==> flow/design.v <==
module CPU_6507(
	output [12:0] addr_bus,
	output reg [7:0] d_out,
	input [7:0] d_in,
	output reg wenb,
	input clk,
	input rstb,
	input rdy
);
reg [7:0] A;
reg [7:0] X;
reg [7:0] Y;
reg carry;
reg intr_disable;
reg overflow;
reg decimal;
reg [7:0] stack_ptr;
reg negative;
reg zero;
reg [15:0] PC;
reg [15:0] full_addr;
assign addr_bus = full_addr[12:0];
reg [7:0] addr_in_buff;
reg [7:0] I;
reg is_reset;
reg [3:0] phase;
wire [7:0] instr = phase == 1 ? d_in : I;
wire isNOP = instr == 8'hEA;
wire isLoadOrStore = instr[7:6] == 2'b10 && !isNOP && !(
		instr == 8'h90 ||
		instr == 8'hB0 ||
		instr[3:0] == 4'h8 ||
		instr[3:0] == 4'hA
	);
wire isLoad = isLoadOrStore && instr[5];
wire isStore = isLoadOrStore && !instr[5];
wire isJSR = instr == 8'h20;
wire isRTS = instr == 8'h60;
wire isRTI = instr == 8'h40;
wire isTransfer = instr == 8'h98 || instr == 8'hA8 || (instr[3:0] == 4'hA && instr[7:6] == 2'b10);
wire isBranch = instr[4:0] == 5'h10;
wire isJump = instr == 8'h4C || instr == 8'h6C;
wire isStack = ~instr[7] && instr[4:0] == 5'h08;
wire pull = instr[5];
wire isSpecial = (~instr[7] && instr[4:0] == 5'h18) || instr == 8'hB8 || instr == 8'hD8 || instr == 8'hF8;
wire isArith = !isLoadOrStore && !isNOP && !isTransfer && !isBranch && !isJump && !isTransfer && !isStack && !isSpecial;
wire isBreak = instr == 8'h00;
wire isImplied = instr[3:0] == 4'hA || instr[3:0] == 4'h8;
wire isImmediate = instr[4:0] == 5'h09 || instr[3:0] == 4'h02 || (instr[7] && ~instr[4] && instr[3:0] == 0); 
wire isIndexed = instr[4];
wire indexedByY = instr[3:0] == 4'h1 || instr[3:0] == 4'h9 || instr == 8'h96 || instr == 8'hB6 || instr == 8'hBE;
wire indexedIndirect = instr[4:0] == 5'h01;
wire indirectIndexed = instr[4:0] == 5'h11;
wire zeropage = (indexedIndirect || indirectIndexed || instr[3:2] == 2'b01) && !isImplied;
wire addr16 = !isImmediate && (instr[3:0] == 4'h9 || instr[3:2] == 2'b11 || instr == 8'h20) && !isImplied;
wire isCompare = (instr[7:5] == 3'b110 && instr[1:0] == 2'b01) || instr[3:0] == 4'h4 || instr[3:0] == 4'h0 || instr[3:0] == 4'hC;
wire isBit = instr == 8'h2C || instr == 8'h24;
wire [7:0] ALU_in1 = ~instr[0] && instr[3:0] != 4'hA && ~instr[7] ? d_in : (  
		instr[7] && instr[1:0] == 2'b00 ? (instr[5] ? X : Y) : (
		instr[7] && instr[1:0] == 2'b01 ? A : (
		(instr[7] && instr[1:0] == 2'b10 && instr != 8'hCA) || isBit ? d_in : (
		instr == 8'hCA ? X : (instr == 8'h88 ? Y : A)
	))));
wire [7:0] ALU_in2 = d_in;
wire [7:0] ALU_nin2 = ~d_in;
reg [8:0] ALU_res;
wire [7:0] ALU_sub = ALU_in1 - ALU_in2;
wire [7:0] ALU_sbc = ALU_sub - !carry;
wire [3:0] ALU_opsel = {instr[0], instr[7:5]};
wire [8:0] CMP_res = {1'b0, ALU_in1} + {1'b0, ALU_nin2} + 9'd1;
always @(*) begin
	case(ALU_opsel)
		0: ALU_res <= {ALU_in1, 1'b0};
		1: ALU_res <= {ALU_in1, carry};
		2: ALU_res <= {ALU_in1[0], 1'b0, ALU_in1[7:1]};
		3: ALU_res <= {ALU_in1[0], carry, ALU_in1[7:1]};
		4: ALU_res <= {carry, ALU_in1 - 1'b1};
		5: ALU_res <= {carry, ALU_in1};
		6: ALU_res <= instr == 8'hC8 ? {carry, ALU_in1 + 1'b1} : {carry, ALU_in1 - 1'b1};
		7: ALU_res <= {carry, ALU_in1 + 1'b1};
		8: ALU_res <= {carry, ALU_in1 | ALU_in2};
		9: ALU_res <= {carry, ALU_in1 & ALU_in2};
		10: ALU_res <= {carry, ALU_in1 ^ ALU_in2};
		11: ALU_res <= ALU_in1 + ALU_in2 + carry;
		12: ALU_res <= {carry, ALU_in1};
		13: ALU_res <= {carry, ALU_in1};
		14: ALU_res <= ALU_in1 + ALU_nin2 + 1'b1;
		15: ALU_res <= ALU_in1 + ALU_nin2 + carry;
	endcase
end
wire toA = !isLoadOrStore && !isCompare && (
		instr[3:0] == 4'h1 ||
		instr[3:0] == 4'h5 ||
		instr[3:0] == 4'h9 ||
		(instr[3:0] == 4'hA && ~instr[7]) ||
		instr[3:0] == 4'hD
	);
wire toY = instr == 8'hC8 || instr == 8'h88;
wire toX = instr == 8'hE8 || instr == 8'hCA;
wire toMem = (instr[3:0] == 4'hE || instr[3:0] == 4'h6) && !isLoadOrStore;
wire loadstoreTargetA = instr[1:0] == 2'b01;
wire loadstoreTargetX = instr[1:0] == 2'b10;
wire loadstoreTargetY = instr[1:0] == 2'b00;
wire [7:0] status_word = {negative, overflow, 1'b0, 1'b0, decimal, intr_disable, zero, carry};
reg should_branch;
always @(*) begin
	case(instr[7:5])
		0: should_branch <= negative == 1'b0;
		1: should_branch <= negative == 1'b1;
		2: should_branch <= overflow == 1'b0;
		3: should_branch <= overflow == 1'b1;
		4: should_branch <= carry == 1'b0;
		5: should_branch <= carry == 1'b1;
		6: should_branch <= zero == 1'b0;
		7: should_branch <= zero == 1'b1;
	endcase
end
wire [2:0] transfer_idx = {instr[1], instr[5:4]};
reg [7:0] transfer_source;
always @(*) begin
	case(transfer_idx)
		1: transfer_source <= Y;
		2: transfer_source <= A;
		4: transfer_source <= X;
		5: transfer_source <= X;
		6: transfer_source <= A;
		7: transfer_source <= stack_ptr;
		default: transfer_source <= A;
	endcase
end
always @(posedge clk) begin
	if(!rstb) begin
		d_out <= 8'h00;
		full_addr <= 16'h0000;
		phase <= 2;
		is_reset <= 1'b1;
		I <= 8'h00;  
		wenb <= 1'b1;
		carry <= 1'b0;
		addr_in_buff <= 8'h00;
		intr_disable <= 1'b1;
		overflow <= 1'b0;
		decimal <= 1'b0;
		stack_ptr <= 8'h00;
		negative <= 1'b0;
		A <= 8'h00;
		X <= 8'h00;
		Y <= 8'h00;
		zero <= 1'b1;
	end else if(rdy) begin
		phase <= phase + 1;
		if(phase == 0) begin
			wenb <= 1'b1;
			full_addr <= PC;
			PC <= PC + 1;
		end else if(phase == 1) begin
			I <= d_in;
			if(isNOP) begin
				phase <= 0;
			end else if(isStack) begin
				if(pull) begin
					full_addr <= {8'h01, stack_ptr + 1'b1};
					stack_ptr <= stack_ptr + 1'b1;
					wenb <= 1'b1;
					phase <= 4;
				end else begin
					full_addr <= {8'h01, stack_ptr};
					stack_ptr <= stack_ptr - 1'b1;
					wenb <= 1'b0;
					d_out <= instr[6] ? A : status_word;
					phase <= 0;
				end
			end else if(isSpecial) begin
				case(instr[7:5])
					0: carry <= 1'b0;
					1: carry <= 1'b1;
					2: intr_disable <= 1'b0;
					3: intr_disable <= 1'b1;
					5: overflow <= 1'b0;
					6: decimal <= 1'b0;
					7: decimal <= 1'b1;
				endcase
				phase <= 0;
			end else if(isRTS || isRTI) begin
				phase <= isRTS ? 14 : 13;
				full_addr <= {8'h01, stack_ptr + 1'b1};
				stack_ptr <= stack_ptr + 1;
				wenb <= 1'b1;
			end else if(isTransfer) begin
				case(transfer_idx)
					1: A <= transfer_source;
					2: Y <= transfer_source;
					4: A <= transfer_source;
					5: stack_ptr <= transfer_source;
					6: X <= transfer_source;
					7: X <= transfer_source;
				endcase
				if(transfer_idx != 5) begin
					negative <= transfer_source[7];
					zero <= transfer_source == 8'h00;
				end
				phase <= 0;
			end else begin
				if(isImmediate || isBranch) begin
					full_addr <= PC;
					PC <= PC + 1;
					phase <= 4;
				end
				if(zeropage || addr16 || isJump || isJSR) begin
					full_addr <= PC;
					PC <= PC + 1;
				end
			end
		end else if(phase == 2) begin
			if(isBreak) begin
				full_addr <= 16'hFFFC | (~is_reset << 1);
			end else begin
				if(zeropage) begin
					if(indexedIndirect) begin
						full_addr <= {8'h00, d_in + X};
						phase <= 8;
					end else if(indirectIndexed) begin
						full_addr <= {8'h00, d_in};
						phase <= 8;
					end else if(isIndexed) begin
						full_addr <= {8'h00, d_in + (indexedByY ? Y : X)};
						phase <= 4;
					end else begin
						full_addr <= {8'h00, d_in};
						phase <= 4;
					end
				end
				if(addr16 || isJump || isJSR) begin
					addr_in_buff <= d_in;
					full_addr <= PC;
					PC <= PC + 1;
					if(isJSR) begin
						phase <= 10;
					end
				end
			end
		end else if(phase == 3) begin
			if(isBreak) begin
				addr_in_buff <= d_in;
				full_addr <= full_addr | 1;
			end else if(addr16 || isJump) begin
				if(instr == 8'h6C) begin
					full_addr <= {d_in, addr_in_buff};
					phase <= 8;
				end else if(isIndexed) begin
					full_addr <= {d_in, addr_in_buff} + (indexedByY ? Y : X);
				end else begin
					full_addr <= {d_in, addr_in_buff};
				end
			end
		end else if(phase == 4) begin
			phase <= 0;
			if(isBreak) begin
				if(is_reset) begin
					PC <= {d_in, addr_in_buff};
				end else begin
					phase <= 10;
				end
				is_reset <= 1'b0;
			end else if(isStack) begin
				if(instr[6]) begin
					A <= d_in;
					negative <= d_in[7];
					zero <= d_in == 8'h00;
				end else begin
					negative <= d_in[7];
					overflow <= d_in[6];
					decimal <= d_in[3];
					intr_disable <= d_in[2];
					zero <= d_in[1];
					carry <= d_in[0];
				end
			end else if(isJump) begin
				PC <= full_addr;
			end else if(isBranch) begin
				if(should_branch) begin
					PC <= PC + {d_in[7], d_in[7], d_in[7], d_in[7], d_in[7], d_in[7], d_in[7], d_in[7], d_in};
				end
			end else if(isBit) begin
				negative <= ALU_in1[7];
				overflow <= ALU_in1[6];
				zero <= (A & d_in) == 8'h00;
			end else if(isLoadOrStore) begin
				if(isLoad) begin
					if(loadstoreTargetA) begin
						A <= d_in;
					end else if(loadstoreTargetX) begin
						X <= d_in;
					end else if(loadstoreTargetY) begin
						Y <= d_in;
					end
					negative <= d_in[7];
					zero <= d_in == 8'h00;
				end else if(isStore) begin
					if(loadstoreTargetA) begin
						d_out <= A;
					end else if(loadstoreTargetX) begin
						d_out <= X;
					end else if(loadstoreTargetY) begin
						d_out <= Y;
					end
					wenb <= 1'b0;
				end
			end else if(toMem) begin
				d_out <= ALU_res[7:0];
				wenb <= 1'b0;
				negative <= ALU_res[7];
				zero <= ALU_res[7:0] == 0;
				if(~instr[7]) begin
					carry <= ALU_res[8];
				end
			end else if(toA) begin
				A <= ALU_res[7:0];
				carry <= ALU_res[8];
				zero <= ALU_res[7:0] == 0;
				negative <= ALU_res[7];
				if(ALU_opsel == 4'd11 || ALU_opsel == 4'd15) begin
					overflow <= (ALU_in1[7] == (ALU_opsel == 4'd11 ? ALU_in2[7] : ALU_nin2[7])) && (ALU_res[7] != ALU_in1[7]);
				end
			end else if(toX) begin
				X <= ALU_res[7:0];
				zero <= ALU_res[7:0] == 0;
				negative <= ALU_res[7];
			end else if(toY) begin
				Y <= ALU_res[7:0];
				zero <= ALU_res[7:0] == 0;
				negative <= ALU_res[7];
			end else if(isCompare) begin
				carry <= CMP_res[8];
				zero <= CMP_res[7:0] == 0;
				negative <= CMP_res[7];
			end
		end else if(phase == 8) begin
			addr_in_buff <= d_in;
			full_addr <= {full_addr[15:8], full_addr[7:0] + 1'b1};
			wenb <= 1'b1;
		end else if(phase == 9) begin
			if(indirectIndexed) begin
				full_addr <= {d_in, addr_in_buff} + Y;
			end else begin
				full_addr <= {d_in, addr_in_buff};
			end
			phase <= 4;
		end else if(phase == 10) begin
			full_addr <= {8'h01, stack_ptr};
			d_out <= PC[15:8];
			PC[15:8] <= d_in;
			wenb <= 1'b0;
			stack_ptr <= stack_ptr - 1;
		end else if(phase == 11) begin
			full_addr <= {8'h01, stack_ptr};
			d_out <= PC[7:0];
			PC[7:0] <= addr_in_buff;
			wenb <= 1'b0;
			stack_ptr <= stack_ptr - 1;
			if(!isBreak) begin
				phase <= 0;
			end
		end else if(phase == 12) begin
			full_addr <= {8'h01, stack_ptr};
			d_out <= status_word;
			wenb <= 1'b0;
			stack_ptr <= stack_ptr - 1;
			phase <= 0;
			intr_disable <= 1'b1;
		end else if(phase == 13) begin
			negative <= d_in[7];
			overflow <= d_in[6];
			decimal <= d_in[3];
			intr_disable <= d_in[2];
			zero <= d_in[1];
			carry <= d_in[0];
			full_addr <= {8'h01, stack_ptr + 1'b1};
			stack_ptr <= stack_ptr + 1;
			wenb <= 1'b1;
		end else if(phase == 14) begin
			PC[7:0] <= d_in;
			full_addr <= {8'h01, stack_ptr + 1'b1};
			stack_ptr <= stack_ptr + 1;
			wenb <= 1'b1;
		end else if(phase == 15) begin
			PC[15:8] <= d_in;
			full_addr <= {8'h01, stack_ptr + 1'b1};
			wenb <= 1'b1;
			phase <= 0;
		end else begin
			phase <= 0;
		end
	end
end
endmodule
From RTL to reports: CPU_6507
Tool output for the design above before and after an edit, in the order of the flow.
Lines under "orig" count in the file above, lines under "edited" in the edited file.
"diff" is "edited" less "orig", of the values as shown.
Operators: Yosys type, input widths -> output width; for muxes data width and select width s.
Library cell names are shortened.
{"block": "inputs", "top": "CPU_6507", "clock": "clk", "lib": "sky130hd", "corner": "tt_025C_1v80"}

Edit of the RTL
Unified diff, file above to edited file.
This change comes from a script, not from a designer. The edited design behaves differently; no optimisation was intended.
begin of diff
@@ -60,5 +60,5 @@
 		instr[7] && instr[1:0] == 2'b01 ? A : (
 		(instr[7] && instr[1:0] == 2'b10 && instr != 8'hCA) || isBit ? d_in : (
-		instr == 8'hCA ? X : (instr == 8'h88 ? Y : A)
+		instr == 8'hCA ? X : (Y)
 	))));
 wire [7:0] ALU_in2 = d_in;
end of diff

After elaboration
Yosys after proc, flatten, opt, wreduce and memory -nomap, before mapping. Memory bits, and registers merged into a memory's read port (data or address), are not among the register bits. Print and check cells are not counted.
{"block": "bits", "element": "input_bits", "orig": 11, "edited": 11, "diff": 0}
{"block": "bits", "element": "elab_cells", "orig": 808, "edited": 807, "diff": -1}
{"block": "bits", "element": "ff_bits", "orig": 100, "edited": 100, "diff": 0}
{"block": "bits", "element": "output_inout_bits", "orig": 22, "edited": 22, "diff": 0}
{"block": "classes", "element": "mux", "orig": 419, "edited": 418, "diff": -1}
{"block": "classes", "element": "reduce_logical", "orig": 119, "edited": 119, "diff": 0}
{"block": "classes", "element": "bitwise", "orig": 17, "edited": 17, "diff": 0}
{"block": "classes", "element": "n_eq", "orig": 211, "edited": 211, "diff": 0}
{"block": "classes", "element": "add_sub_neg", "orig": 21, "edited": 21, "diff": 0}
{"block": "ops", "cell": "$mux 8", "orig": 186, "edited": 185, "diff": -1}
{"block": "ops", "cell": "$mux 1", "orig": 167, "edited": 167, "diff": 0}
{"block": "ops", "cell": "$logic_or 1x1->1", "orig": 40, "edited": 40, "diff": 0}
{"block": "ops", "cell": "$mux 4", "orig": 30, "edited": 30, "diff": 0}
{"block": "ops", "cell": "$mux 16", "orig": 28, "edited": 28, "diff": 0}
{"block": "ops", "cell": "$logic_and 1x1->1", "orig": 24, "edited": 24, "diff": 0}
{"block": "ops", "cell": "$eq 4x4->1 const B", "orig": 22, "edited": 22, "diff": 0}
{"block": "ops", "cell": "$ne 3x3->1 const B", "orig": 21, "edited": 21, "diff": 0}
{"block": "ops", "cell": "$ne 2x2->1 const B", "orig": 16, "edited": 16, "diff": 0}
{"block": "ops", "cell": "$ne 5x5->1 const B", "orig": 16, "edited": 16, "diff": 0}
{"block": "ops", "cell": "$eq 8x8->1 const B", "orig": 15, "edited": 15, "diff": 0}
{"block": "ops", "cell": "$ne 4x4->1 const B", "orig": 14, "edited": 14, "diff": 0}
{"block": "ops", "cell": "$ne 6x6->1 const B", "orig": 13, "edited": 13, "diff": 0}
{"block": "ops", "cell": "$not 1->1", "orig": 12, "edited": 12, "diff": 0}
{"block": "ops", "cell": "$eq 3x3->1 const B", "orig": 8, "edited": 8, "diff": 0}
{"block": "ops", "cell": "$eq 4x3->1 const B", "orig": 8, "edited": 8, "diff": 0}
{"block": "ops", "cell": "$ne 2x1->1 const B", "orig": 8, "edited": 8, "diff": 0}
{"block": "ops", "cell": "$ne 3x1->1 const B", "orig": 8, "edited": 8, "diff": 0}
{"block": "ops", "cell": "$logic_not 1->1", "orig": 7, "edited": 7, "diff": 0}
{"block": "ops", "cell": "$logic_not 8->1", "orig": 6, "edited": 6, "diff": 0}
{"block": "ops", "cell": "$ne 3x2->1 const B", "orig": 6, "edited": 6, "diff": 0}
{"block": "ops", "cell": "$eq 4x2->1 const B", "orig": 5, "edited": 5, "diff": 0}
{"block": "ops", "cell": "$add 8x1->8 const B", "orig": 4, "edited": 4, "diff": 0}
{"block": "ops", "cell": "$eq 8x7->1 const B", "orig": 4, "edited": 4, "diff": 0}
{"block": "ops", "cell": "$ne 4x3->1 const B", "orig": 4, "edited": 4, "diff": 0}
{"block": "ops", "cell": "$ne 5x4->1 const B", "orig": 4, "edited": 4, "diff": 0}
{"block": "ops", "cell": "$ne 7x7->1 const B", "orig": 4, "edited": 4, "diff": 0}
{"block": "ops", "cell": "$reduce_bool 3->1", "orig": 4, "edited": 4, "diff": 0}
Not every row of either side is listed.

Logic depth
Longest topological path by Yosys (ltp), each cell counted once; first at word level (registers and memories cut), then after technology mapping (sequential cells cut; the memories' decode and read muxes count).
{"block": "logic_depth", "element": "depth_word", "orig": 28, "edited": 28, "diff": 0}
{"block": "logic_depth", "element": "abc_area", "orig": "0", "edited": "0"}
{"block": "logic_depth", "element": "mapped_depth", "orig": 25, "edited": 27, "diff": 2}
{"block": "logic_depth", "element": "ltp_nobuf", "orig": 22, "edited": 24, "diff": 2}

Synthesis result
The flow's flattened synthesis, as Yosys stat reports it; memories are mapped. The netlist is that of the ABC_AREA named above (0 if unset); the other value can give another one.
{"block": "types", "cell_type": "a21oi_1", "orig": 172, "edited": 217, "diff": 45}
{"block": "types", "cell_type": "o21ai_0", "orig": 133, "edited": 157, "diff": 24}
{"block": "types", "cell_type": "o31ai_1", "orig": 29, "edited": 11, "diff": -18}
{"block": "types", "cell_type": "nand3_1", "orig": 72, "edited": 60, "diff": -12}
{"block": "types", "cell_type": "a221oi_1", "orig": 29, "edited": 17, "diff": -12}
{"block": "types", "cell_type": "inv_1", "orig": 63, "edited": 74, "diff": 11}
{"block": "types", "cell_type": "mux2_2", "orig": 21, "edited": 12, "diff": -9}
{"block": "types", "cell_type": "nand2_1", "orig": 217, "edited": 225, "diff": 8}
{"block": "types", "cell_type": "and3_1", "orig": 25, "edited": 17, "diff": -8}
{"block": "types", "cell_type": "xnor2_1", "orig": 65, "edited": 72, "diff": 7}
{"block": "types", "cell_type": "a31oi_1", "orig": 36, "edited": 43, "diff": 7}
{"block": "types", "cell_type": "buf_1", "orig": 18, "edited": 11, "diff": -7}
{"block": "types", "cell_type": "a2111oi_0", "orig": 3, "edited": 10, "diff": 7}
{"block": "types", "cell_type": "nor2b_1", "orig": 11, "edited": 17, "diff": 6}
{"block": "types", "cell_type": "o311a_1", "orig": 10, "edited": 4, "diff": -6}
{"block": "types", "cell_type": "nor4b_1", "orig": 8, "edited": 2, "diff": -6}
{"block": "types", "cell_type": "o22ai_1", "orig": 37, "edited": 42, "diff": 5}
{"block": "types", "cell_type": "and2_1", "orig": 16, "edited": 11, "diff": -5}
Not every row of either side is listed.
{"block": "synth_totals", "element": "synth_area_mm2", "orig": 0.0146828, "edited": 0.0143237, "diff": -0.0003591}
{"block": "synth_totals", "element": "seqArea_mm2", "orig": 0.0021621, "edited": 0.0021621, "diff": 0.0000000}
{"block": "synth_totals", "element": "flip_flops", "orig": 100, "edited": 100, "diff": 0}
{"block": "synth_totals", "element": "buf_cells", "orig": 167, "edited": 155, "diff": -12}
{"block": "synth_totals", "element": "mapped_cells", "orig": 2084, "edited": 2080, "diff": -4}

Path before layout
Path of least setup slack by OpenSTA after synthesis, without wires, with an ideal clock, recovery checks aside; 20% of the period is set as input and as output delay. Where synthesis merged equal registers, the netlist keeps one of their names.
{"block": "synth_path", "element": "path_type", "orig": "in2reg", "edited": "in2reg"}
{"block": "synth_path", "element": "startpoint", "orig": "input d_in[2]", "edited": "input d_in[4]"}
{"block": "synth_path", "element": "endpoint", "orig": "register Y[7]", "edited": "register d_out[3]"}
{"block": "synth_path", "element": "setup_slack_ns", "orig": 2.244, "edited": 2.115, "diff": -0.129}
{"block": "synth_path", "element": "tclk_ns", "orig": 9.0, "edited": 9.0, "diff": 0.0}
{"block": "synth_path", "element": "path_delay_ns", "orig": 4.956, "edited": 5.085, "diff": 0.129}
{"block": "synth_path", "element": "in_delay_ns", "orig": 1.800, "edited": 1.800, "diff": 0.000}
{"block": "synth_path", "element": "t_required_ns", "orig": 8.878, "edited": 8.865, "diff": -0.013}
{"block": "synth_path", "element": "path_buffers", "orig": 5, "edited": 1, "diff": -4}
{"block": "synth_path", "element": "setup_ns", "orig": 0.122, "edited": 0.135, "diff": 0.013}
{"block": "synth_path", "element": "t_first_pin_ns", "orig": 1.800, "edited": 1.800, "diff": 0.000}
{"block": "synth_path", "element": "driving_pins", "orig": 23, "edited": 21, "diff": -2}
{"block": "synth_path", "element": "arrival_ns", "orig": 6.634, "edited": 6.750, "diff": 0.116}
{"block": "synth_path", "element": "synth_period_reached_ns", "orig": 6.756, "edited": 6.885, "diff": 0.129}
"path_delay_ns" is the arrival time less input delay plus setup time.
"driving_pins": output pins that drive a net of the path, with the launching flip-flop's if there is one; two outputs of one cell count as two.
"synth_period_reached_ns" = period - worst setup slack (recovery checks aside). The figure is calculated, with input and output delays left at 20% of the set period.
Between the ends stands the longest chain of elaborated cells between them, by number of cells; it is not shown to be the way that was timed. Of several equally long chains one is given.
Each line given opens the expression or statement behind the cell; cells for indexed reads and writes are added by Yosys, which also makes memories of some case tables.
A register here has more assigning lines than the two given.
{"block": "synth_between_orig", "cell_sequence": "buf_2 -> or4b_4 -> buf_6 -> or4_4 -> buf_6 -> a21bo_1 -> nand3_1 -> a31oi_2 -> nor2_1 -> ha_1 -> clkbuf_1 -> a21o_1 -> a21oi_1 -> o21ai_0 -> xnor2_1 -> a41o_1 -> a21oi_1 -> o32a_1 -> a211oi_1 -> and2_1 -> buf_6 -> a211oi_1 -> o311a_1", "elab_chain_cells": 25, "cells_between": 133, "classes_between": "add/sub: 7; eq/ne: 50; mux: 29; logic: 4; reduce/logical: 43"}
{"block": "synth_rtl_orig", "element": "start, declared", "line_no": 4, "rtl": "input [7:0] d_in,"}
{"block": "synth_rtl_orig", "element": "$mux 8", "line_no": 27, "rtl": "wire [7:0] instr = phase == 1 ? d_in : I;"}
{"block": "synth_rtl_orig", "element": "$eq 8x8->1", "line_no": 62, "rtl": "instr == 8'hCA ? X : (instr == 8'h88 ? Y : A)"}
{"block": "synth_rtl_orig", "element": "$mux 8 x2", "line_no": 62}
{"block": "synth_rtl_orig", "element": "$mux 8", "line_no": 61, "rtl": "(instr[7] && instr[1:0] == 2'b10 && instr != 8'hCA) || isBit ? d_in : ("}
{"block": "synth_rtl_orig", "element": "$mux 8", "line_no": 60, "rtl": "instr[7] && instr[1:0] == 2'b01 ? A : ("}
{"block": "synth_rtl_orig", "element": "$mux 8", "line_no": 59, "rtl": "instr[7] && instr[1:0] == 2'b00 ? (instr[5] ? X : Y) : ("}
{"block": "synth_rtl_orig", "element": "$mux 8", "line_no": 58, "rtl": "wire [7:0] ALU_in1 = ~instr[0] && instr[3:0] != 4'hA && ~instr[7] ? d_in : ("}
{"block": "synth_rtl_orig", "element": "[... 10 more ...]"}
{"block": "synth_rtl_orig", "element": "$mux 8", "line_no": 278, "rtl": "end else if(isJump) begin"}
{"block": "synth_rtl_orig", "element": "$mux 8", "line_no": 265, "rtl": "end else if(isStack) begin"}
{"block": "synth_rtl_orig", "element": "$mux 8", "line_no": 258, "rtl": "if(isBreak) begin"}
{"block": "synth_rtl_orig", "element": "$mux 8", "line_no": 256, "rtl": "end else if(phase == 4) begin"}
{"block": "synth_rtl_orig", "element": "$mux 8", "line_no": 242, "rtl": "end else if(phase == 3) begin"}
{"block": "synth_rtl_orig", "element": "$mux 8", "line_no": 214, "rtl": "end else if(phase == 2) begin"}
{"block": "synth_rtl_orig", "element": "$mux 8", "line_no": 156, "rtl": "end else if(phase == 1) begin"}
{"block": "synth_rtl_orig", "element": "end, assigned", "line_no": 192, "rtl": "2: Y <= transfer_source;"}
{"block": "synth_rtl_orig", "element": "end, assigned", "line_no": 295, "rtl": "Y <= d_in;"}
{"block": "synth_rtl_orig", "element": "end, declared", "line_no": 12, "rtl": "reg [7:0] Y;"}
{"block": "synth_between_edited", "cell_sequence": "clkbuf_1 -> or2_2 -> o2111a_1 -> a21o_1 -> nor3_1 -> a221o_1 -> mux2i_1 -> a21oi_1 -> inv_1 -> ha_1 -> a21o_1 -> a21oi_1 -> xnor2_1 -> xnor2_1 -> a221oi_1 -> o211ai_1 -> a31o_2 -> a2111oi_0 -> nor3_1 -> o311ai_0 -> o21ai_0", "elab_chain_cells": 22, "cells_between": 74, "classes_between": "add/sub: 7; eq/ne: 23; mux: 23; logic: 3; reduce/logical: 18"}
{"block": "synth_rtl_edited", "element": "start, declared", "line_no": 4, "rtl": "input [7:0] d_in,"}
{"block": "synth_rtl_edited", "element": "$mux 8", "line_no": 27, "rtl": "wire [7:0] instr = phase == 1 ? d_in : I;"}
{"block": "synth_rtl_edited", "element": "$ne 8x8->1", "line_no": 61, "rtl": "(instr[7] && instr[1:0] == 2'b10 && instr != 8'hCA) || isBit ? d_in : ("}
{"block": "synth_rtl_edited", "element": "$logic_and 1x1->1", "line_no": 61}
{"block": "synth_rtl_edited", "element": "$logic_or 1x1->1", "line_no": 61}
{"block": "synth_rtl_edited", "element": "$mux 8", "line_no": 61}
{"block": "synth_rtl_edited", "element": "$mux 8", "line_no": 60, "rtl": "instr[7] && instr[1:0] == 2'b01 ? A : ("}
{"block": "synth_rtl_edited", "element": "$mux 8", "line_no": 59, "rtl": "instr[7] && instr[1:0] == 2'b00 ? (instr[5] ? X : Y) : ("}
{"block": "synth_rtl_edited", "element": "[... 8 more ...]"}
{"block": "synth_rtl_edited", "element": "$mux 8", "line_no": 278, "rtl": "end else if(isJump) begin"}
{"block": "synth_rtl_edited", "element": "$mux 8", "line_no": 265, "rtl": "end else if(isStack) begin"}
{"block": "synth_rtl_edited", "element": "$mux 8", "line_no": 258, "rtl": "if(isBreak) begin"}
{"block": "synth_rtl_edited", "element": "$mux 8", "line_no": 256, "rtl": "end else if(phase == 4) begin"}
{"block": "synth_rtl_edited", "element": "$mux 8", "line_no": 242, "rtl": "end else if(phase == 3) begin"}
{"block": "synth_rtl_edited", "element": "$mux 8", "line_no": 214, "rtl": "end else if(phase == 2) begin"}
{"block": "synth_rtl_edited", "element": "$mux 8", "line_no": 156, "rtl": "end else if(phase == 1) begin"}
{"block": "synth_rtl_edited", "element": "end, assigned", "line_no": 170, "rtl": "d_out <= instr[6] ? A : status_word;"}
{"block": "synth_rtl_edited", "element": "end, assigned", "line_no": 310, "rtl": "d_out <= ALU_res[7:0];"}
{"block": "synth_rtl_edited", "element": "end, declared", "line_no": 3, "rtl": "output reg [7:0] d_out,"}

Timing after layout
From the final timing report of the runs of set A: the path of least setup slack in the routed layout; clock arrival at registers is part of the times.
{"block": "layout_path", "element": "path_type", "orig": "in2reg", "edited": "in2reg"}
{"block": "layout_path", "element": "startpoint", "orig": "input d_in[2]", "edited": "input d_in[2]"}
{"block": "layout_path", "element": "endpoint", "orig": "register Y[7]", "edited": "register zero"}
{"block": "layout_path", "element": "path_buffers", "orig": 2, "edited": 4, "diff": 2}
{"block": "layout_path", "element": "driving_pins", "orig": 19, "edited": 21, "diff": 2}
{"block": "layout_path", "element": "setup_ns", "orig": 0.10, "edited": 0.05, "diff": -0.05}
{"block": "layout_path", "element": "t_first_pin_ns", "orig": 1.80, "edited": 1.80, "diff": 0.00}
{"block": "layout_path", "element": "setup_slack_ns", "orig": 1.00, "edited": 0.93, "diff": -0.07}
{"block": "layout_path", "element": "t_required_ns", "orig": 9.29, "edited": 9.34, "diff": 0.05}
{"block": "layout_path", "element": "in_delay_ns", "orig": 1.80, "edited": 1.80, "diff": 0.00}
{"block": "layout_path", "element": "arrival_ns", "orig": 8.29, "edited": 8.41, "diff": 0.12}
{"block": "layout_path", "element": "tclk_ns", "orig": 9.0, "edited": 9.0, "diff": 0.0}
Between the ends stands the longest chain of elaborated cells between them, by number of cells; it is not shown to be the way that was timed. Of several equally long chains one is given.
A register here has more assigning lines than the two given.
{"block": "layout_between_orig", "cell_sequence": "clkdlybuf4s50_1 -> buf_4 -> nor2b_1 -> nand4_1 -> a32oi_1 -> a21oi_1 -> o31ai_2 -> ha_1 -> o21bai_1 -> a21oi_1 -> o31ai_1 -> a221o_1 -> xor2_1 -> nor2_1 -> o32a_1 -> a211oi_1 -> and2_1 -> a211oi_1 -> o311a_1", "elab_chain_cells": 25, "cells_between": 133, "classes_between": "add/sub: 7; eq/ne: 50; mux: 29; logic: 4; reduce/logical: 43"}
{"block": "layout_rtl_orig", "element": "start, declared", "line_no": 4, "rtl": "input [7:0] d_in,"}
{"block": "layout_rtl_orig", "element": "$mux 8", "line_no": 27, "rtl": "wire [7:0] instr = phase == 1 ? d_in : I;"}
{"block": "layout_rtl_orig", "element": "$eq 8x8->1", "line_no": 62, "rtl": "instr == 8'hCA ? X : (instr == 8'h88 ? Y : A)"}
{"block": "layout_rtl_orig", "element": "$mux 8 x2", "line_no": 62}
{"block": "layout_rtl_orig", "element": "$mux 8", "line_no": 61, "rtl": "(instr[7] && instr[1:0] == 2'b10 && instr != 8'hCA) || isBit ? d_in : ("}
{"block": "layout_rtl_orig", "element": "$mux 8", "line_no": 60, "rtl": "instr[7] && instr[1:0] == 2'b01 ? A : ("}
{"block": "layout_rtl_orig", "element": "$mux 8", "line_no": 59, "rtl": "instr[7] && instr[1:0] == 2'b00 ? (instr[5] ? X : Y) : ("}
{"block": "layout_rtl_orig", "element": "$mux 8", "line_no": 58, "rtl": "wire [7:0] ALU_in1 = ~instr[0] && instr[3:0] != 4'hA && ~instr[7] ? d_in : ("}
{"block": "layout_rtl_orig", "element": "[... 10 more ...]"}
{"block": "layout_rtl_orig", "element": "$mux 8", "line_no": 278, "rtl": "end else if(isJump) begin"}
{"block": "layout_rtl_orig", "element": "$mux 8", "line_no": 265, "rtl": "end else if(isStack) begin"}
{"block": "layout_rtl_orig", "element": "$mux 8", "line_no": 258, "rtl": "if(isBreak) begin"}
{"block": "layout_rtl_orig", "element": "$mux 8", "line_no": 256, "rtl": "end else if(phase == 4) begin"}
{"block": "layout_rtl_orig", "element": "$mux 8", "line_no": 242, "rtl": "end else if(phase == 3) begin"}
{"block": "layout_rtl_orig", "element": "$mux 8", "line_no": 214, "rtl": "end else if(phase == 2) begin"}
{"block": "layout_rtl_orig", "element": "$mux 8", "line_no": 156, "rtl": "end else if(phase == 1) begin"}
{"block": "layout_rtl_orig", "element": "end, assigned", "line_no": 192, "rtl": "2: Y <= transfer_source;"}
{"block": "layout_rtl_orig", "element": "end, assigned", "line_no": 295, "rtl": "Y <= d_in;"}
{"block": "layout_rtl_orig", "element": "end, declared", "line_no": 12, "rtl": "reg [7:0] Y;"}
{"block": "layout_between_edited", "cell_sequence": "clkdlybuf4s50_1 -> buf_4 -> nor2b_1 -> a211oi_1 -> a21oi_1 -> buf_4 -> o21ai_0 -> a211oi_1 -> nor2_1 -> ha_1 -> nor3_1 -> a2111oi_0 -> buf_4 -> xor2_1 -> a221oi_1 -> o21ai_0 -> a2111oi_0 -> o211a_1 -> a32oi_1 -> nor4_1 -> a31o_1", "elab_chain_cells": 26, "cells_between": 133, "classes_between": "add/sub: 9; eq/ne: 43; mux: 30; logic: 5; reduce/logical: 46"}
{"block": "layout_rtl_edited", "element": "start, declared", "line_no": 4, "rtl": "input [7:0] d_in,"}
{"block": "layout_rtl_edited", "element": "$mux 8", "line_no": 27, "rtl": "wire [7:0] instr = phase == 1 ? d_in : I;"}
{"block": "layout_rtl_edited", "element": "$ne 8x8->1", "line_no": 61, "rtl": "(instr[7] && instr[1:0] == 2'b10 && instr != 8'hCA) || isBit ? d_in : ("}
{"block": "layout_rtl_edited", "element": "$logic_and 1x1->1", "line_no": 61}
{"block": "layout_rtl_edited", "element": "$logic_or 1x1->1", "line_no": 61}
{"block": "layout_rtl_edited", "element": "$mux 8", "line_no": 61}
{"block": "layout_rtl_edited", "element": "$mux 8", "line_no": 60, "rtl": "instr[7] && instr[1:0] == 2'b01 ? A : ("}
{"block": "layout_rtl_edited", "element": "$mux 8", "line_no": 59, "rtl": "instr[7] && instr[1:0] == 2'b00 ? (instr[5] ? X : Y) : ("}
{"block": "layout_rtl_edited", "element": "[... 12 more ...]"}
{"block": "layout_rtl_edited", "element": "$mux 1", "line_no": 278, "rtl": "end else if(isJump) begin"}
{"block": "layout_rtl_edited", "element": "$mux 1", "line_no": 265, "rtl": "end else if(isStack) begin"}
{"block": "layout_rtl_edited", "element": "$mux 1", "line_no": 258, "rtl": "if(isBreak) begin"}
{"block": "layout_rtl_edited", "element": "$mux 1", "line_no": 256, "rtl": "end else if(phase == 4) begin"}
{"block": "layout_rtl_edited", "element": "$mux 1", "line_no": 242, "rtl": "end else if(phase == 3) begin"}
{"block": "layout_rtl_edited", "element": "$mux 1", "line_no": 214, "rtl": "end else if(phase == 2) begin"}
{"block": "layout_rtl_edited", "element": "$mux 1", "line_no": 156, "rtl": "end else if(phase == 1) begin"}
{"block": "layout_rtl_edited", "element": "end, assigned", "line_no": 275, "rtl": "zero <= d_in[1];"}
{"block": "layout_rtl_edited", "element": "end, assigned", "line_no": 376, "rtl": "zero <= d_in[1];"}
{"block": "layout_rtl_edited", "element": "end, declared", "line_no": 19, "rtl": "reg zero;"}

Flow runs
Runs of the flow (Yosys, OpenROAD) on both versions; the two runs of a pair have the same settings. The constraints put input and output delay at 20% of the set period each and load the outputs with 0.01 pF.
{"block": "settings_set_A", "CORE_UTILIZATION": 40, "period_ns": 9.0, "CAP_MARGIN": 20, "CORE_MARGIN": 2, "SLEW_MARGIN": 20}
{"block": "results_set_A", "element": "achievedPeriod_ns", "orig": 7.998, "edited": 8.073, "diff": 0.075}
{"block": "results_set_A", "element": "ws_setup_ns", "orig": 1.002, "edited": 0.927, "diff": -0.075}
{"block": "results_set_A", "element": "final_setup_tns_ns", "orig": 0.000, "edited": 0.000, "diff": 0.000}
{"block": "results_set_A", "element": "utilization_pct", "orig": 43.0, "edited": 43.6, "diff": 0.6}
{"block": "results_set_A", "element": "fin_hold_ws_ns", "orig": 0.477, "edited": 0.483, "diff": 0.006}
{"block": "results_set_A", "element": "synth_chip_area_mm2", "orig": 0.0146828, "edited": 0.0143237, "diff": -0.0003591}
{"block": "results_set_A", "element": "finalCellArea_mm2", "orig": 0.0156325, "edited": 0.0154411, "diff": -0.0001914}
{"block": "results_set_A", "element": "totalPower_mw", "orig": 2.870, "edited": 3.591, "diff": 0.721}
{"block": "results_set_A", "element": "die_mm2", "orig": 0.0382554, "edited": 0.0373398, "diff": -0.0009156}
{"block": "settings_set_B", "CAP_MARGIN": 0, "CELL_PAD_IN_SITES_GLOBAL_PLACEMENT": 2, "CORE_ASPECT_RATIO": 0.82, "CORE_UTILIZATION": 24, "CTS_CLUSTER_DIAMETER": 312, "MAX_ROUTING_LAYER": "met5", "MIN_ROUTING_LAYER": "met1", "PLACE_DENSITY": 0.69, "SLEW_MARGIN": 25, "period_ns": 14.4, "CORE_MARGIN": 2}
{"block": "results_set_B", "element": "achievedPeriod_ns", "orig": 8.994, "edited": 9.833, "diff": 0.839}
{"block": "results_set_B", "element": "ws_setup_ns", "orig": 5.406, "edited": 4.567, "diff": -0.839}
{"block": "results_set_B", "element": "final_setup_tns_ns", "orig": 0.000, "edited": 0.000, "diff": 0.000}
{"block": "results_set_B", "element": "utilization_pct", "orig": 26.4, "edited": 26.6, "diff": 0.2}
{"block": "results_set_B", "element": "fin_hold_ws_ns", "orig": 0.497, "edited": 0.475, "diff": -0.022}
{"block": "results_set_B", "element": "synth_chip_area_mm2", "orig": 0.0146828, "edited": 0.0143237, "diff": -0.0003591}
{"block": "results_set_B", "element": "finalCellArea_mm2", "orig": 0.0160904, "edited": 0.0157714, "diff": -0.0003190}
{"block": "results_set_B", "element": "totalPower_mw", "orig": 1.832, "edited": 2.277, "diff": 0.445}
{"block": "results_set_B", "element": "die_mm2", "orig": 0.0631835, "edited": 0.0616619, "diff": -0.0015216}
"achievedPeriod_ns" means the clock period less the worst setup slack. The figure is calculated, with input and output delays left at 20% of the set period.
"totalPower_mw" rests on the timing tool's default activity at the inputs, not on a simulated workload.
